==> flow/design.v <==
`timescale 1ns / 1ps
module Scrambler(
    input wire Clk,
    input wire Reset,
	 input wire En,
    input MAC_Data,
    output wire Scrambled_data
    );
	 reg [6:0] seed;              
	 wire Xored_seed = seed[3] ^ seed [6];
	 assign Scrambled_data = Xored_seed ^ MAC_Data;	
	 always@ (posedge Clk)begin
		if (Reset || ~En) begin
			seed <= 7'b1111111; 			 
		end
		else if (En)begin
			seed <= {seed[5:0] , Xored_seed};
		end
	 end
endmodule
`timescale 1ns / 1ps
module Scrambler_control(
    input wire Clk,
    input wire MAC_Data,
    input wire Reset,
	 input wire En,
    output reg Out
    );
	 wire Scrambled_data;
	 reg start_scramble ;
	 reg [6:0] Preamble_signal_length;
	 reg [11:0] FIFO;
	 Scrambler scrambler (
    .Clk(Clk), 
    .Reset(Reset), 
    .En(start_scramble), 
    .MAC_Data(FIFO[0]), 
    .Scrambled_data(Scrambled_data)
    );
	 always@(posedge Clk) begin
		 if (~En || Reset ) begin
			Out <= 1'b0;	 
			Preamble_signal_length <= 7'b0;
			start_scramble <= 1'b0;
			FIFO <= 12'b0; 
		 end
		 else if ( Preamble_signal_length < 7'd12 )begin
			Out <= 1'b1;
			FIFO[Preamble_signal_length] <= MAC_Data;
			Preamble_signal_length <= Preamble_signal_length + 1'b1;
		 end
		 else if ( Preamble_signal_length < 7'd36 ) begin
			Out <= FIFO[0];
			FIFO <= {MAC_Data,FIFO[11:1]};
			Preamble_signal_length <= Preamble_signal_length + 1'b1; 
		 end
		 else if ( Preamble_signal_length < 7'd84 ) begin
			start_scramble <= 1'b1;	 
			Out <= Scrambled_data;
			FIFO <={MAC_Data,FIFO[11:1]};
			Preamble_signal_length <= Preamble_signal_length + 1'b1; 
		 end 
		 else begin 
			Out <= 1'b0;
			FIFO <= 12'b0;	 
		 end
	 end
endmodule
`timescale 1ns / 1ps
module Encoder(
    input wire Data,
    input wire Clk,
    input wire Reset,
	 input wire EN,
    output wire Out
    );
	 parameter datalen = 48;
	 parameter indexsize = $clog2(2*datalen); 
	 parameter FIFOsize =100;
	 reg [FIFOsize:1] FIFO,NextFIFO;  
	 reg [6:1] shift;
	 reg [indexsize:1] in_index;
    always@ (Data , FIFO , shift , in_index)begin	
			NextFIFO = FIFO >> 1;
			if (in_index >= 1 && in_index <= FIFOsize)
				NextFIFO[in_index] = (Data ^ shift[1] ^ shift[2] ^ shift[4] ^ shift[5 ]);
			if (in_index+1 <= FIFOsize)
				NextFIFO[in_index+1] = (Data ^ shift[1] ^ shift[4] ^ shift[5] ^ shift[6]);
	 end
	 always@ (posedge Clk)begin
		if(Reset == 1'b1 || ~EN)begin
			shift <= 6'b0;  
			FIFO <= {FIFOsize{1'b0}};
			in_index <= {indexsize{1'b0}};
		end
		else begin
			FIFO <= NextFIFO;
			in_index <= in_index + 1'b1;
			shift <= {Data,shift[6:2]};
		end
	 end
	 assign Out = FIFO[1];
endmodule
`timescale 1ns / 1ps
module convencoder_control(
    input Clk,
    input Reset,
    input En,
	 input Data,
    output kout
    );
	 wire encoded_data;
	 reg start_endcode ;
	 reg [5:0] Signal_length;
	 reg [3:0] Preamble_detection;
	 reg [8:0] Data_lenght;
	 wire enable;
	 Encoder conv (
    .Data(Data), 
    .Clk(Clk), 
    .Reset(Reset), 
    .EN(start_endcode), 
    .Out(encoded_data));
	 always@ (posedge Clk)begin
		if (Reset || ~En)begin 
			start_endcode <= 1'b0;
			Preamble_detection <= 4'b0;
			Signal_length <= 6'b0;
		   Data_lenght <= 9'b0;
		end
		else if (Preamble_detection < 4'd12 && Preamble_detection != 12 )begin
			if (Data)begin
				Preamble_detection <= Preamble_detection + 1'b1;
			end
			else begin
				Preamble_detection <= 4'b0;
				end
		end
		else if (Signal_length < 5'd24) begin
			Signal_length <=  Signal_length + 1'b1;
		end	
		else if(Data_lenght < 96 ) begin
			start_endcode <=1;
			Data_lenght <= Data_lenght + 1'b1;
		end
		else
			start_endcode <=0;
	 end
	 assign enable = (Signal_length == 24)? 1'b1: 1'b0;
	 assign kout = (Reset || ~En)? 1'b0 :
						(Preamble_detection < 4'd12)?((Data)?1'b1:1'b0):
						(Signal_length < 5'd24)? Data:
						(Data_lenght < 96)?encoded_data:1'b0;
endmodule
`timescale 1ns / 1ps
module interleaver(
	 input wire Clk,
	 input wire Data,
	 input wire Reset,
	 input wire EN,
	 input wire [11:0] Size,
	 output wire Out
	 );
	 parameter Ncbps = 48;
	 parameter Nbpsc = 1;
	 parameter coding_rate = 1/2;
	 parameter OFDM_symbol = 1/2;
	 reg [96:1] in_data;			 
	 wire [2:0] sym_size;		 
	 wire [8:0] index;			 
	 reg [7:0] counter;			 
	 reg [6:0] index_out;		 
	 wire [1:0] s;					 
	 reg [6:0]temp_k;				 
	 reg [6:0]temp_x;				 
	 reg [6:0]temp_i;				 
	 integer j;
	 assign s = (Nbpsc/2 > 1)?Nbpsc/2:1;     
	 assign sym_size = (counter < 95)? 2'd0:   
							 (counter < 143)? 2'd1:
							 (counter < 191)? 2'd2:2'd3;
	 always@ (posedge Clk) begin
		if (~EN || Reset)begin															 
			in_data <= 96'b0;
			counter <= 8'b0;
			index_out <= 7'b0;
			temp_k <= 7'b0;
		end
		else if(counter < 192) begin			 
			if (counter < 96)												 
				in_data[counter+1] <= Data;													 
			if(counter >= 47)
				index_out <= index_out + 1'b1;  
			else
				temp_k <= temp_k + 1'b1;  													  
			counter <= counter + 1'b1;
		end	
		else
			counter <= 8'd200; 																 
	 end  
	 assign index = lut(index_out-48*sym_size) + 48*sym_size +1; 	 
	 assign Out = (counter < 40) ? 1'b0:												 
					  (counter < 143)? in_data[index] : 1'b0;
	 function [6:0] lut;
		input [6:0] a;
		reg [6:0] f_i;
		reg [6:0] f_x;
		begin
			f_i = (Ncbps>>4)*(a[3:0])+(a>>4);
			f_x = (s == 1)? 1'b0:(f_i+Ncbps-((86*Ncbps)/256));
			lut = (a < 48) ? s*(f_i>>(s-1))+f_x : 7'd0;
		end
	 endfunction
endmodule
`timescale 1ns / 1ps
module control_interleaver(
    input Clk,
    input Reset,
    input En,
	 input Data,
    output reg Out
    );
	 wire interleaved_data ;
	 reg start_Interleaver ;
	 reg [5:0] Signal_length;
	 reg [3:0] Preamble_detection;
	 reg [8:0] Data_lenght;
	 reg [8:0] counter;
	 wire enable;
	 reg [35:0] shiftreg; 
	 wire [11:0] size;
	 assign size = 96;
	 reg [5:0] out_index;
	interleaver interleaver (
    .Clk(Clk), 
    .Data(Data), 
    .Reset(Reset), 
    .EN(start_Interleaver), 
    .Size(size), 
    .Out(interleaved_data)
    );
	 always@ (posedge Clk)begin
		if (Reset || ~En)begin 
			start_Interleaver <= 1'b0;
			Preamble_detection <= 4'b0;
			Signal_length <= 6'b0;
		   Data_lenght <= 9'b0;
			counter <= 9'b0;
			shiftreg <= 36'b0;
			Out <= 1'b0;
			out_index <= 6'b0;
		end
		else if (Preamble_detection < 4'd12 )begin
			if (Data)begin
				Preamble_detection <= Preamble_detection + 1'b1;
				Out <= 1'b0;
				shiftreg[Preamble_detection] <= 1'b1;
			end
			else begin
				Preamble_detection <= 4'b0;
				Out <= 1'b0;
				shiftreg[Preamble_detection] <= 1'b0;
				end
		end
		else if (Signal_length < 5'd24) begin
			Signal_length <=  Signal_length + 1'b1;
			shiftreg[Preamble_detection + Signal_length] <= Data;
			if (Signal_length > 5'd1)begin
				Out <= shiftreg[out_index];
				out_index <= out_index + 1'b1;
			end
		end	
		else if (Data_lenght < 9'd96 && counter < 14)begin
			counter <= counter + 1'b1;
			start_Interleaver <=1;
			Out <= shiftreg[out_index];
			out_index <= out_index + 1'b1;
		end
		else if(Data_lenght < 9'd96 && counter < 192 ) begin
			Out <= interleaved_data ;
			start_Interleaver <=1;
			Data_lenght <= Data_lenght + 1'b1;
		end
		else
			Out <= 1'b0;
	 end
	 assign enable = (Signal_length == 24)? 1'b1: 1'b0;
endmodule
`timescale 1ns / 1ps
module deinterleaver(
	 input wire Clk,
	 input wire Data,
	 input wire Reset,
	 input wire EN,
	 input wire [11:0] Size,
	 output wire Out
	 );
	 parameter Ncbps = 48;
	 parameter Nbpsc = 1;
	 parameter x = 16/Ncbps;
	 reg [96:1] in_data;
	 wire [2:0] sym_size;
	 wire [8:0] index;
	 reg [7:0] counter;
	 reg [6:0] k;
	 reg [6:0] index_out;
	 wire [1:0] s;
	 reg [6:0]temp_k;
	 reg [6:0]temp_x;
	 reg [6:0]temp_i;
	 integer j;
	 assign s = (Nbpsc/2 > 1)?Nbpsc/2:1;     
	 assign sym_size = (counter < 95)? 2'd0:
							 (counter < 143)? 2'd1:
							 (counter < 191)? 2'd2:2'd3;
	 always@ (posedge Clk) begin
		if (~EN || Reset)begin
			in_data <= 96'b0;
			counter <= 8'b0;
			index_out <= 7'b0;
			temp_k <= 7'b0;
		end
		else if(counter < 192) begin
			if (counter < 96)												 
				in_data[counter+1] <= Data;
			if(counter >= 47)
				index_out <= index_out + 1'b1;
			else
				temp_k <= temp_k + 1'b1; 
			counter <= counter + 1'b1;
		end	
		else
			counter <= 8'd200;
	 end  
	 assign index = (counter < 160)? lut(index_out-48*sym_size) + 48*sym_size +1 : 1'b0; 
	 assign Out = (counter < 40) ? 1'b0:
					  (counter < 143)? in_data[index] : 1'b0;
	 function [6:0] lut;
		input [6:0] a;
		begin
			lut = (a < 48) ? 16*a - (Ncbps-1)*((a*86)/256) : 7'd0;
		end
	 endfunction
endmodule
`timescale 1ns / 1ps
module control_deinterleaver(
    input Clk,
    input Reset,
    input En,
	 input Data,
    output reg Out
    );
	 wire deinterleaved_data ;
	 reg start_Denterleaver ;
	 reg [5:0] Signal_length;
	 reg [3:0] Preamble_detection;
	 reg [8:0] Data_lenght;
	 reg [8:0] counter;
	 wire enable;
	 reg [35:0] shiftreg; 
	 wire [11:0] size;
	 assign size = 96;
	 reg [5:0] out_index;
	 deinterleaver deinterleaver (
    .Clk(Clk), 
    .Data(Data), 
    .Reset(Reset), 
    .EN(start_Denterleaver), 
    .Size(size), 
    .Out(deinterleaved_data)
    );
	 always@ (posedge Clk)begin
		if (Reset || ~En)begin 
			start_Denterleaver <= 1'b0;
			Preamble_detection <= 4'b0;
			Signal_length <= 6'b0;
		   Data_lenght <= 9'b0;
			counter <= 9'b0;
			shiftreg <= 36'b0;
			Out <= 1'b0;
			out_index <= 6'b0;
		end
		else if (Preamble_detection < 4'd12 )begin
			if (Data)begin
				Preamble_detection <= Preamble_detection + 1'b1;
				Out <= 1'b0;
				shiftreg[Preamble_detection] <= 1'b1;
			end
			else begin
				Preamble_detection <= 4'b0;
				Out <= 1'b0;
				shiftreg[Preamble_detection] <= 1'b0;
				end
		end
		else if (Signal_length < 5'd24) begin
			Signal_length <=  Signal_length + 1'b1;
			shiftreg[Preamble_detection + Signal_length] <= Data;
			end
		else if (Data_lenght < 9'd96 && counter < 48)begin
			counter <= counter + 1'b1;
			start_Denterleaver <=1;
			if (counter > 12)begin
				Out <= shiftreg[out_index];
				out_index <= out_index + 1'b1;
			end
		end
		else if(Data_lenght < 9'd96 && counter < 192 ) begin
			Out <= deinterleaved_data ;
			start_Denterleaver <=1;
			Data_lenght <= Data_lenght + 1'b1;
		end
		else
			Out <= 1'b0;
	 end
	 assign enable = (Signal_length == 24)? 1'b1: 1'b0;
endmodule
`timescale 1ns / 1ps
module Viterbidecoder(
    input wire Data,
    input wire Clk,
	 input wire EN,
    input wire Reset,
    output wire Out
    );
	 parameter in_size = 96;
	 parameter out_sise = 48;
	 reg flag_outputmod;									 
	 reg [47:0] outreg;     							 
	 reg [10:1] counter; 								 
	 reg [in_size-1:0] FIFO;							 
	 reg [6:1] CS,NS;        
	 reg [2:1] out0,out1,cost0,cost1;   			  
	 reg flag;												  
	 always@ (posedge Clk) begin
		if (Reset == 1'b1 || ~EN)	begin
			CS <= 6'b0;
			outreg <=48'b0;
			flag_outputmod <=0;
			counter <= 10'b0;
			FIFO <= {in_size{1'b0}};
			flag <=0;
		end
		else if ( counter < in_size && flag == 0 ) begin
			FIFO[counter] <= Data;
			if (counter == in_size -1)
				flag <=1;
			else	
				counter <= counter + 1'b1;
		end
		else if ( counter < 2*in_size && flag == 1)begin
					if (counter >= in_size && counter < in_size + 48)	 
						outreg[counter-in_size] <= CS[6];
					CS <= NS;
				   FIFO <= FIFO >> 2;
					counter <= counter + 1;
		end
		else if ( counter < (2*in_size+out_sise) && flag == 1) begin
			 flag_outputmod <=1;
			 outreg <= outreg>>1;
		end
	 end
	always@(*) begin
			out0[1] = 1'b0 ^ CS[1] ^ CS[2] ^ CS[4] ^ CS[5];
			out0[2] = 1'b0 ^ CS[1] ^ CS[4] ^ CS[5] ^ CS[6];
			cost0 = (FIFO[1]^out0[1]) + (FIFO[2]^out0[2]);
			out1[1] = 1'b1 ^ CS[1] ^ CS[2] ^ CS[4] ^ CS[5];
			out1[2] = 1'b1 ^ CS[1] ^ CS[4] ^ CS[5] ^ CS[6];
			cost1 = (FIFO[1]^out1[1]) + (FIFO[2]^out1[2]); 
			if(cost0 <= cost1)
				NS = {1'b0,CS[6:2]};
			else
				NS = {1'b1,CS[6:2]};
	end
	 assign Out = outreg[0];
endmodule
`timescale 1ns / 1ps
module viterbicontrol(
    input Clk,
    input Reset,
    input En,
	 input Data,
    output reg Out
    );
	 wire viterbied_data ;
	 reg start_Viterbi ;
	 reg [5:0] Signal_length;
	 reg [3:0] Preamble_detection;
	 reg [8:0] Data_lenght;
	 reg [8:0] counter;
	 wire enable;
	 reg [35:0] shiftreg; 
	 Viterbidecoder Viterbi (
    .Data(Data), 
    .Clk(Clk), 
    .EN(start_Viterbi), 
    .Reset(Reset), 
    .Out(viterbied_data)
    );
	 always@ (posedge Clk)begin
		if (Reset || ~En)begin 
			start_Viterbi <= 1'b0;
			Preamble_detection <= 4'b0;
			Signal_length <= 6'b0;
		   Data_lenght <= 9'b0;
			counter <= 9'b0;
			shiftreg <= 36'b0;
			Out <= 1'b0;
		end
		else if (Preamble_detection < 4'd12 )begin
			if (Data)begin
				Preamble_detection <= Preamble_detection + 1'b1;
				Out <= 1'b0;
				shiftreg[Preamble_detection] <= 1'b1;
			end
			else begin
				Preamble_detection <= 4'b0;
				Out <= 1'b0;
				shiftreg[Preamble_detection] <= 1'b0;
				end
		end
		else if (Signal_length < 5'd24) begin
			Signal_length <=  Signal_length + 1'b1;
			Out <= 1'b0;
			shiftreg[Preamble_detection + Signal_length] <= Data;
		end	
		else if (Data_lenght < 9'd96 && counter < 156)begin
			Out <= 1'b0;
			start_Viterbi <=1;
			Data_lenght <= Data_lenght + 1'b1;
			counter <= counter + 1'b1;
		end
		else if(counter < 156)
			counter <= counter + 1'b1;
		else if (Signal_length == 5'd24 && counter < 192) begin
			Out <= shiftreg[0];
			shiftreg <= shiftreg >> 1 ;
			counter <= counter + 1'b1;
			Data_lenght <= 9'b0;		
		end
		else if(Data_lenght < 9'd96 && counter == 192 ) begin
			Out <= viterbied_data ;
			start_Viterbi <=1;
			Data_lenght <= Data_lenght + 1'b1;
		end
		else
			Out <= 1'b0;
	 end
	 assign enable = (Signal_length == 24)? 1'b1: 1'b0;
endmodule
`timescale 1ns / 1ps
module Descrambler(
    input wire Clk,
    input wire Reset,
    input wire Scrambled_Data,
    input wire En,
    output wire Descrambled_Data
    );
	 reg [2:0] counter_intial_seed;
	 reg [6:0] seed;
	 assign Descrambled_Data = (counter_intial_seed > 7'd6)?Scrambled_Data^seed[6]^seed[3]:1'b0;
	 always@(posedge Clk)begin
		if( ~En || Reset )begin
			seed <= 7'b0;
			counter_intial_seed <= 3'b0;
		end
		else if ( En )begin 
			if (counter_intial_seed < 3'd7)begin
				seed <= {seed[5:0],Scrambled_Data};
				counter_intial_seed <= counter_intial_seed+1;
			end 
			else 
				seed <= { seed[5:0] , seed[6]^seed[3] };
		end
	 end
endmodule
`timescale 1ns / 1ps
module Descrambler_control(
    input Clk,
    input Reset,
    input En,
	 input Data,
    output reg Out
    );
	 wire Descrambled_data;
	 reg start_Descramble ;
	 reg [5:0] Signal_length;
	 reg [3:0] Preamble_detection;
	 reg [6:0] Data_lenght;
	Descrambler descrambler (
		 .Clk(Clk), 
		 .Reset(Reset), 
		 .Scrambled_Data(Data), 
		 .En(start_Descramble), 
		 .Descrambled_Data(Descrambled_data)
		 ); 
	 always@ (posedge Clk)begin
		if (Reset || ~En)begin 
			start_Descramble <= 1'b0;
			Preamble_detection <= 4'b0;
			Signal_length <= 6'b0;
		   Data_lenght <= 7'b0;
			Out <= 1'b0;
		end
		else if (Preamble_detection < 4'd12 )begin
			if (Data)begin
				Preamble_detection <= Preamble_detection + 1'b1;
				Out <= 1'b0;
			end
			else
				Preamble_detection <= 4'b0;
		end
		else if (Signal_length < 5'd24) begin
			Signal_length <=  Signal_length + 1'b1;
			Out <= Data;
		end	
		else if(Data_lenght < 6'd48 ) begin
			Out <= Descrambled_data;
			start_Descramble <=1;
			Data_lenght <= Data_lenght + 1'b1;
		end
		else
			Out <= 1'b0;
	 end
endmodule
`timescale 1ns / 1ps
module Topmodule(
    input wire Clk,
    input wire Data,
    input wire Reset,
    input wire En,
    output reg Out
    );
	 wire Out_scrambler;
	 wire Out_descrambler;
	 wire Out_convendcoder;
	 wire Out_viterbi;
	 wire Out_interleaver;
	 wire Out_deinterleaver;
	 reg [9:0] counter;
	 Scrambler_control Scrambler (
    .Clk(Clk), 
    .MAC_Data(Data), 
    .Reset(Reset), 
    .En(En), 
    .Out(Out_scrambler)
    );
	 convencoder_control convendcoder (
    .Clk(Clk), 
    .Reset(Reset), 
    .En(En), 
    .Data(Out_scrambler), 
    .kout(Out_convendcoder)
    );
	 control_interleaver interleaved (
    .Clk(Clk), 
    .Reset(Reset), 
    .En(En), 
    .Data(Out_convendcoder), 
    .Out(Out_interleaver)
    );
	 control_deinterleaver deinterleaved (
    .Clk(Clk), 
    .Reset(Reset), 
    .En(En), 
    .Data(Out_interleaver), 
    .Out(Out_deinterleaver) 
    );
	 viterbicontrol vit (
    .Data(Out_deinterleaver), 
    .Clk(Clk), 
    .En(En), 
    .Reset(Reset), 
    .Out(Out_viterbi)
    );
	 Descrambler_control Descrambler (
    .Clk(Clk),  
    .Reset(Reset), 
    .En(En), 
    .Data(Out_viterbi), 
    .Out(Out_descrambler)
    );
	always@ (posedge Clk)begin
		if(~En || Reset) begin
			Out <= 1'b0;
			counter <= 10'b0;
		end
		else 
			Out <= Out_descrambler;
	end
endmodule
# Step by step through the tools: Topmodule
# Tool output for the design above, in the order of the flow.
# Line numbers count from 1 in the design file above.
# Library cell names are shortened.
# Not given: --
# setup
design,Topmodule
clk_port,Clk
cell_library,sky130hd
corner,tt_025C_1v80

# Word-level counts
# Source: Yosys, flattened and elaborated, memories not mapped. Widths are those after wreduce. Registers that Yosys merges into a memory's read port (data or address) are not register bits. Print and check cells do not count.
# bits
regBits,784
inputBits,4
output_inout_bits,1
wordCells,478
# classes
addsub,65
mul,5
compare,54
n_eq,13
n_shift,30
n_mux,91
n_logic,96
n_reduce_logical,68
# ops
op,n
36-bit 2-to-1 mux,12
36-bit bitwise OR,9
96-bit AND,3
96-bit bitwise OR,3
96-bit NOT,3
1-bit by 5-bit variable shift with 36-bit output (first input constant),6
36-bit AND,6
36-bit NOT,6
100-bit bitwise OR,2
100-bit NOT,2
100-bit 2-to-1 mux,2
1-bit by 33-bit variable shift with 96-bit output,2
1-bit by 33-bit variable shift with 96-bit output (first input constant),2
96-bit by 10-bit indexed select with 1-bit output,2
96-bit 2-to-1 mux,2
48-bit 2-to-1 mux,3
1-bit by 7-bit variable shift with 36-bit output,3
1-bit by 7-bit variable shift with 36-bit output (first input constant),3
1-bit by 32-bit variable shift with 100-bit output,1
1-bit by 32-bit variable shift with 100-bit output (first input constant),1
1-bit by 33-bit variable shift with 100-bit output,1
1-bit by 33-bit variable shift with 100-bit output (first input constant),1
100-bit AND,1
99-bit by 100-bit AND with 100-bit output,1
1-bit by 11-bit variable shift with 96-bit output,1
1-bit by 11-bit variable shift with 96-bit output (first input constant),1
9-bit by 1-bit adder with 9-bit output (second input constant),9
7-bit by 6-bit multiplier with 13-bit output (second input constant),1
# Other operator kinds: 91; their cells: 333.

# Logic depth
# Longest topological path by Yosys (ltp), each cell counted once; first at word level (registers and memories cut), then after technology mapping (sequential cells cut; the memories' decode and read muxes count).
# depth
depth_word,19
ABC_AREA,0
depth_mapped,47
depth_no_buf,46

# After synthesis
# Source: synth_stat.txt of the flow (Yosys; design flattened, memories mapped). It holds for the ABC_AREA given above (unset counts as 0); a run with the other value may have another netlist.
# by_type
cell_type,n,area_total_um2
dfxtp_1,783,1.57E+04
nand2_1,779,2.92E+03
a21oi_1,519,2.6E+03
mux2i_1,229,2.29E+03
nor2_1,535,2.01E+03
ha_1,160,2001.92
o21ai_0,400,2001.92
clkbuf_1,372,1.4E+03
nand3_1,248,1241.19
xnor2_1,110,963.424
mux4_2,38,855.821
xor2_1,90,788.256
a31oi_1,122,763.232
nor3_1,130,650.624
nand4_1,103,644.368
mux2_2,57,641.866
a211oi_1,84,630.605
or3_1,87,544.272
# Other cell types: 85; their cells: 1020.
# mapped
stdcells,5866
synth_area_um2,46326.9
seq_area_um2,15675.0
ffs,783
n_buf,431
# By module: a second synthesis without flattening, with its own total; a netlist apart from the flattened one above.
# hier_totals
hier_cells,6110
area_unflattened_um2,49548.8
# Rows give one instance, submodules left out.
# modules
mod,instances,cells,mod_area_um2,mod_seq_area_um2
Viterbidecoder,1,1478,10623.9,3203.1
Encoder,1,968,7821.3,2262.2
deinterleaver,1,931,7691.1,2222.1
interleaver,1,796,6750.2,2222.1
viterbicontrol,1,555,4426.7,1321.3
control_interleaver,1,475,4226.6,1441.4
control_deinterleaver,1,477,4217.8,1441.4
Scrambler_control,1,181,1427.6,420.4
convencoder_control,1,104,909.6,400.4
Descrambler_control,1,93,842.1,380.4
Descrambler,1,33,376.6,200.2
Scrambler,1,17,206.4,140.1
Topmodule,1,2,28.8,20.0

# Timing after synthesis
# OpenSTA on the mapped netlist: ideal clock, no wires. The path of least setup slack (recovery checks aside). Input and output delay are each 20% of the period. Register names are those of the netlist, which keeps one name where synthesis merged equal registers.
# synth_timing
kind,reg2reg
from,register deinterleaved.deinterleaver.counter[0]
to,register deinterleaved.Out
tclk_ns,12.0
setup_ns,0.116
launch_ns,0.000
arrival_time_ns,9.663
t_required_ns,11.884
setup_slack_ns,2.220
path_delay_ns,9.779
path_stages,45
n_path_buf,0
period_less_setup_slack_ns,9.78
# "path_delay_ns" = arrival - input delay + setup time.
# "path_stages": output pins that drive a net of the path, with the launching flip-flop's if there is one; two outputs of one cell count as two.
# "period_less_setup_slack_ns" = period - worst setup slack (recovery checks aside). The figure is calculated, with input and output delays left at 20% of the set period.
# The rows between start and end are the longest chain of elaborated cells between them; the timing report does not say that the signal goes this way. Where chains are equally long, one stands for them.
# Each line given opens the expression or statement behind the cell; cells for indexed reads and writes are added by Yosys, which also makes memories of some case tables.
# At most two assigning lines are given for a register; there are more.
# synth_via
cell_sequence,dfxtp_1 -> ha_1 -> and3_1 -> nand3_1 -> and3_1 -> ha_1 -> inv_1 -> fa_1 -> xor3_2 -> ha_1 -> inv_1 -> fa_1 -> inv_1 -> fa_1 -> ha_1 -> or3_1 -> o221ai_1 -> nor2b_1 -> (+9 left out) -> inv_1 -> fa_1 -> inv_1 -> fa_1 -> inv_1 -> ha_1 -> xor2_1 -> nor2_1 -> ha_1 -> nand2b_1 -> nor4_1 -> nand3b_1 -> and3_1 -> o21ai_1 -> xor2_1 -> nand3_1 -> a211o_1 -> a41o_1
elab_chain_len,19
cone_cells,24
classes_between,add/sub (5); mul (3); compare (6); shift (1); mux (9)
# synth_rtl
item,line,text
from (decl),304,reg [7:0] counter;
from (assign),319,counter <= 8'b0;
from (assign),330,counter <= counter + 1'b1;
8-bit < comparator,315,(counter < 191)? 2'd2:2'd3;
1-bit 2-to-1 mux,315,
2-bit 2-to-1 mux,314,(counter < 143)? 2'd1:
2-bit 2-to-1 mux,313,assign sym_size = (counter < 95)? 2'd0:
2-bit by 2-bit multiplier with 4-bit output,335,assign index = (counter < 160)? lut(index_out-48*sym_size) + 48*sym_size +1 : 1'b0;
7-bit subtractor,335,
7-bit by 6-bit multiplier with 13-bit output,341,lut = (a < 48) ? 16*a - (Ncbps-1)*((a*86)/256) : 7'd0;
(+5 left out),--,
9-bit 2-to-1 mux,335,
9-bit by 1-bit subtractor with 10-bit output,--,
96-bit by 10-bit indexed select with 1-bit output,337,(counter < 143)? in_data[index] : 1'b0;
1-bit 2-to-1 mux,337,
1-bit 2-to-1 mux,336,assign Out = (counter < 40) ? 1'b0:
1-bit 2-to-1 mux,407,else if(Data_lenght < 9'd96 && counter < 192 ) begin
1-bit 2-to-1 mux,399,else if (Data_lenght < 9'd96 && counter < 48)begin
to (assign),403,Out <= shiftreg[out_index];
to (assign),408,Out <= deinterleaved_data ;
to (decl),351,output reg Out

# Path in the finished layout
# From the final timing report of entry B: the path of least setup slack in the routed layout; clock arrival at registers is part of the times.
# layout_timing
kind,reg2reg
from,register deinterleaved.deinterleaver.counter[1]
to,register deinterleaved.Out
tclk_ns,11.4
setup_ns,0.06
launch_ns,0.67
arrival_time_ns,10.20
t_required_ns,12.01
setup_slack_ns,1.81
path_stages,44
n_path_buf,1
# The rows between start and end are the longest chain of elaborated cells between them; the timing report does not say that the signal goes this way. Where chains are equally long, one stands for them.
# At most two assigning lines are given for a register; there are more.
# layout_via
cell_sequence,dfxtp_4 -> ha_4 -> and3_4 -> nand3_2 -> and3_4 -> ha_4 -> inv_2 -> fa_2 -> xor3_2 -> ha_4 -> inv_1 -> fa_1 -> inv_1 -> fa_1 -> ha_4 -> or3_4 -> o221ai_4 -> nor2b_4 -> (+8 left out) -> fa_1 -> fa_1 -> inv_2 -> fa_2 -> inv_2 -> ha_4 -> a21oi_4 -> xnor2_2 -> xnor2_1 -> nor2_1 -> ha_1 -> buf_4 -> xor2_1 -> nand2_1 -> nand3_1 -> a21o_1 -> a2111oi_1 -> a41o_1
elab_chain_len,19
cone_cells,24
classes_between,add/sub (5); mul (3); compare (6); shift (1); mux (9)
# layout_rtl
item,line,text
from (decl),304,reg [7:0] counter;
from (assign),319,counter <= 8'b0;
from (assign),330,counter <= counter + 1'b1;
8-bit < comparator,315,(counter < 191)? 2'd2:2'd3;
1-bit 2-to-1 mux,315,
2-bit 2-to-1 mux,314,(counter < 143)? 2'd1:
2-bit 2-to-1 mux,313,assign sym_size = (counter < 95)? 2'd0:
2-bit by 2-bit multiplier with 4-bit output,335,assign index = (counter < 160)? lut(index_out-48*sym_size) + 48*sym_size +1 : 1'b0;
7-bit subtractor,335,
7-bit by 6-bit multiplier with 13-bit output,341,lut = (a < 48) ? 16*a - (Ncbps-1)*((a*86)/256) : 7'd0;
(+5 left out),--,
9-bit 2-to-1 mux,335,
9-bit by 1-bit subtractor with 10-bit output,--,
96-bit by 10-bit indexed select with 1-bit output,337,(counter < 143)? in_data[index] : 1'b0;
1-bit 2-to-1 mux,337,
1-bit 2-to-1 mux,336,assign Out = (counter < 40) ? 1'b0:
1-bit 2-to-1 mux,407,else if(Data_lenght < 9'd96 && counter < 192 ) begin
1-bit 2-to-1 mux,399,else if (Data_lenght < 9'd96 && counter < 48)begin
to (assign),403,Out <= shiftreg[out_index];
to (assign),408,Out <= deinterleaved_data ;
to (decl),351,output reg Out

# Below are 4 stored runs of the flow (Yosys, OpenROAD; platform sky130hd) on Topmodule, each with its settings and what was measured, unordered. Constraints: input delay and output delay 20% of the set period each, output load 0.01 pF.
# "clock_period_reached_ns" = clock period - worst setup slack. The figure is calculated, with input and output delays left at 20% of the set period.
# "worst_path_time_ns": the worst setup path's part of the clock period (all of it between registers, 20% less for each end at a port) less its slack. A launch clock that arrives late makes it longer, a capture clock that arrives late makes it shorter.
# "total_power_mw" rests on the timing tool's default activity at the inputs, not on a simulated workload.
# A setting shown as - is not set for that run.
# Among the results, - means that no value is shown for the run.
item,entry A,entry B,entry C,entry D
CELL_PAD_IN_SITES_GLOBAL_PLACEMENT,0,-,-,-
CORE_MARGIN,5,2,2,2
CORE_UTILIZATION,67,40,40,17
CTS_CLUSTER_DIAMETER,235,-,-,-
GPL_ROUTABILITY_DRIVEN,1,-,-,-
GPL_TIMING_DRIVEN,0,0,0,-
MAX_ROUTING_LAYER,met4,met4,met4,-
MIN_ROUTING_LAYER,met2,-,-,-
PLACE_DENSITY_LB_ADDON,0.06,0.08,-,-
SETUP_SLACK_MARGIN,-1.39,1.5,-,-
SLEW_MARGIN,15,20,20,20
period_ns,16.3,11.4,12.0,11.2
CAP_MARGIN,20,20,20,20
CTS_CLUSTER_SIZE,-,100,-,-
TNS_END_PERCENT,-,65,55,-
post_route_stdcell_area_um2,-,51928.6,51423.1,53124.7
ys_area_um2,-,46326.9,46326.9,46326.9
total_power_mw,-,5.884,5.560,6.054
clock_period_reached_ns,-,9.586,11.038,10.412
worst_path_time_ns,-,9.59,11.04,10.41
critical_path_kind,-,reg2reg,reg2reg,reg2reg
finish.utilization_frac,-,0.453,0.449,0.196
final_die_area_um2,-,118556.0,118556.0,276702.0
timing.setup.ws_ns,-,1.814,0.962,0.788
# Entry A: incomplete, routing halted on GRT-0116
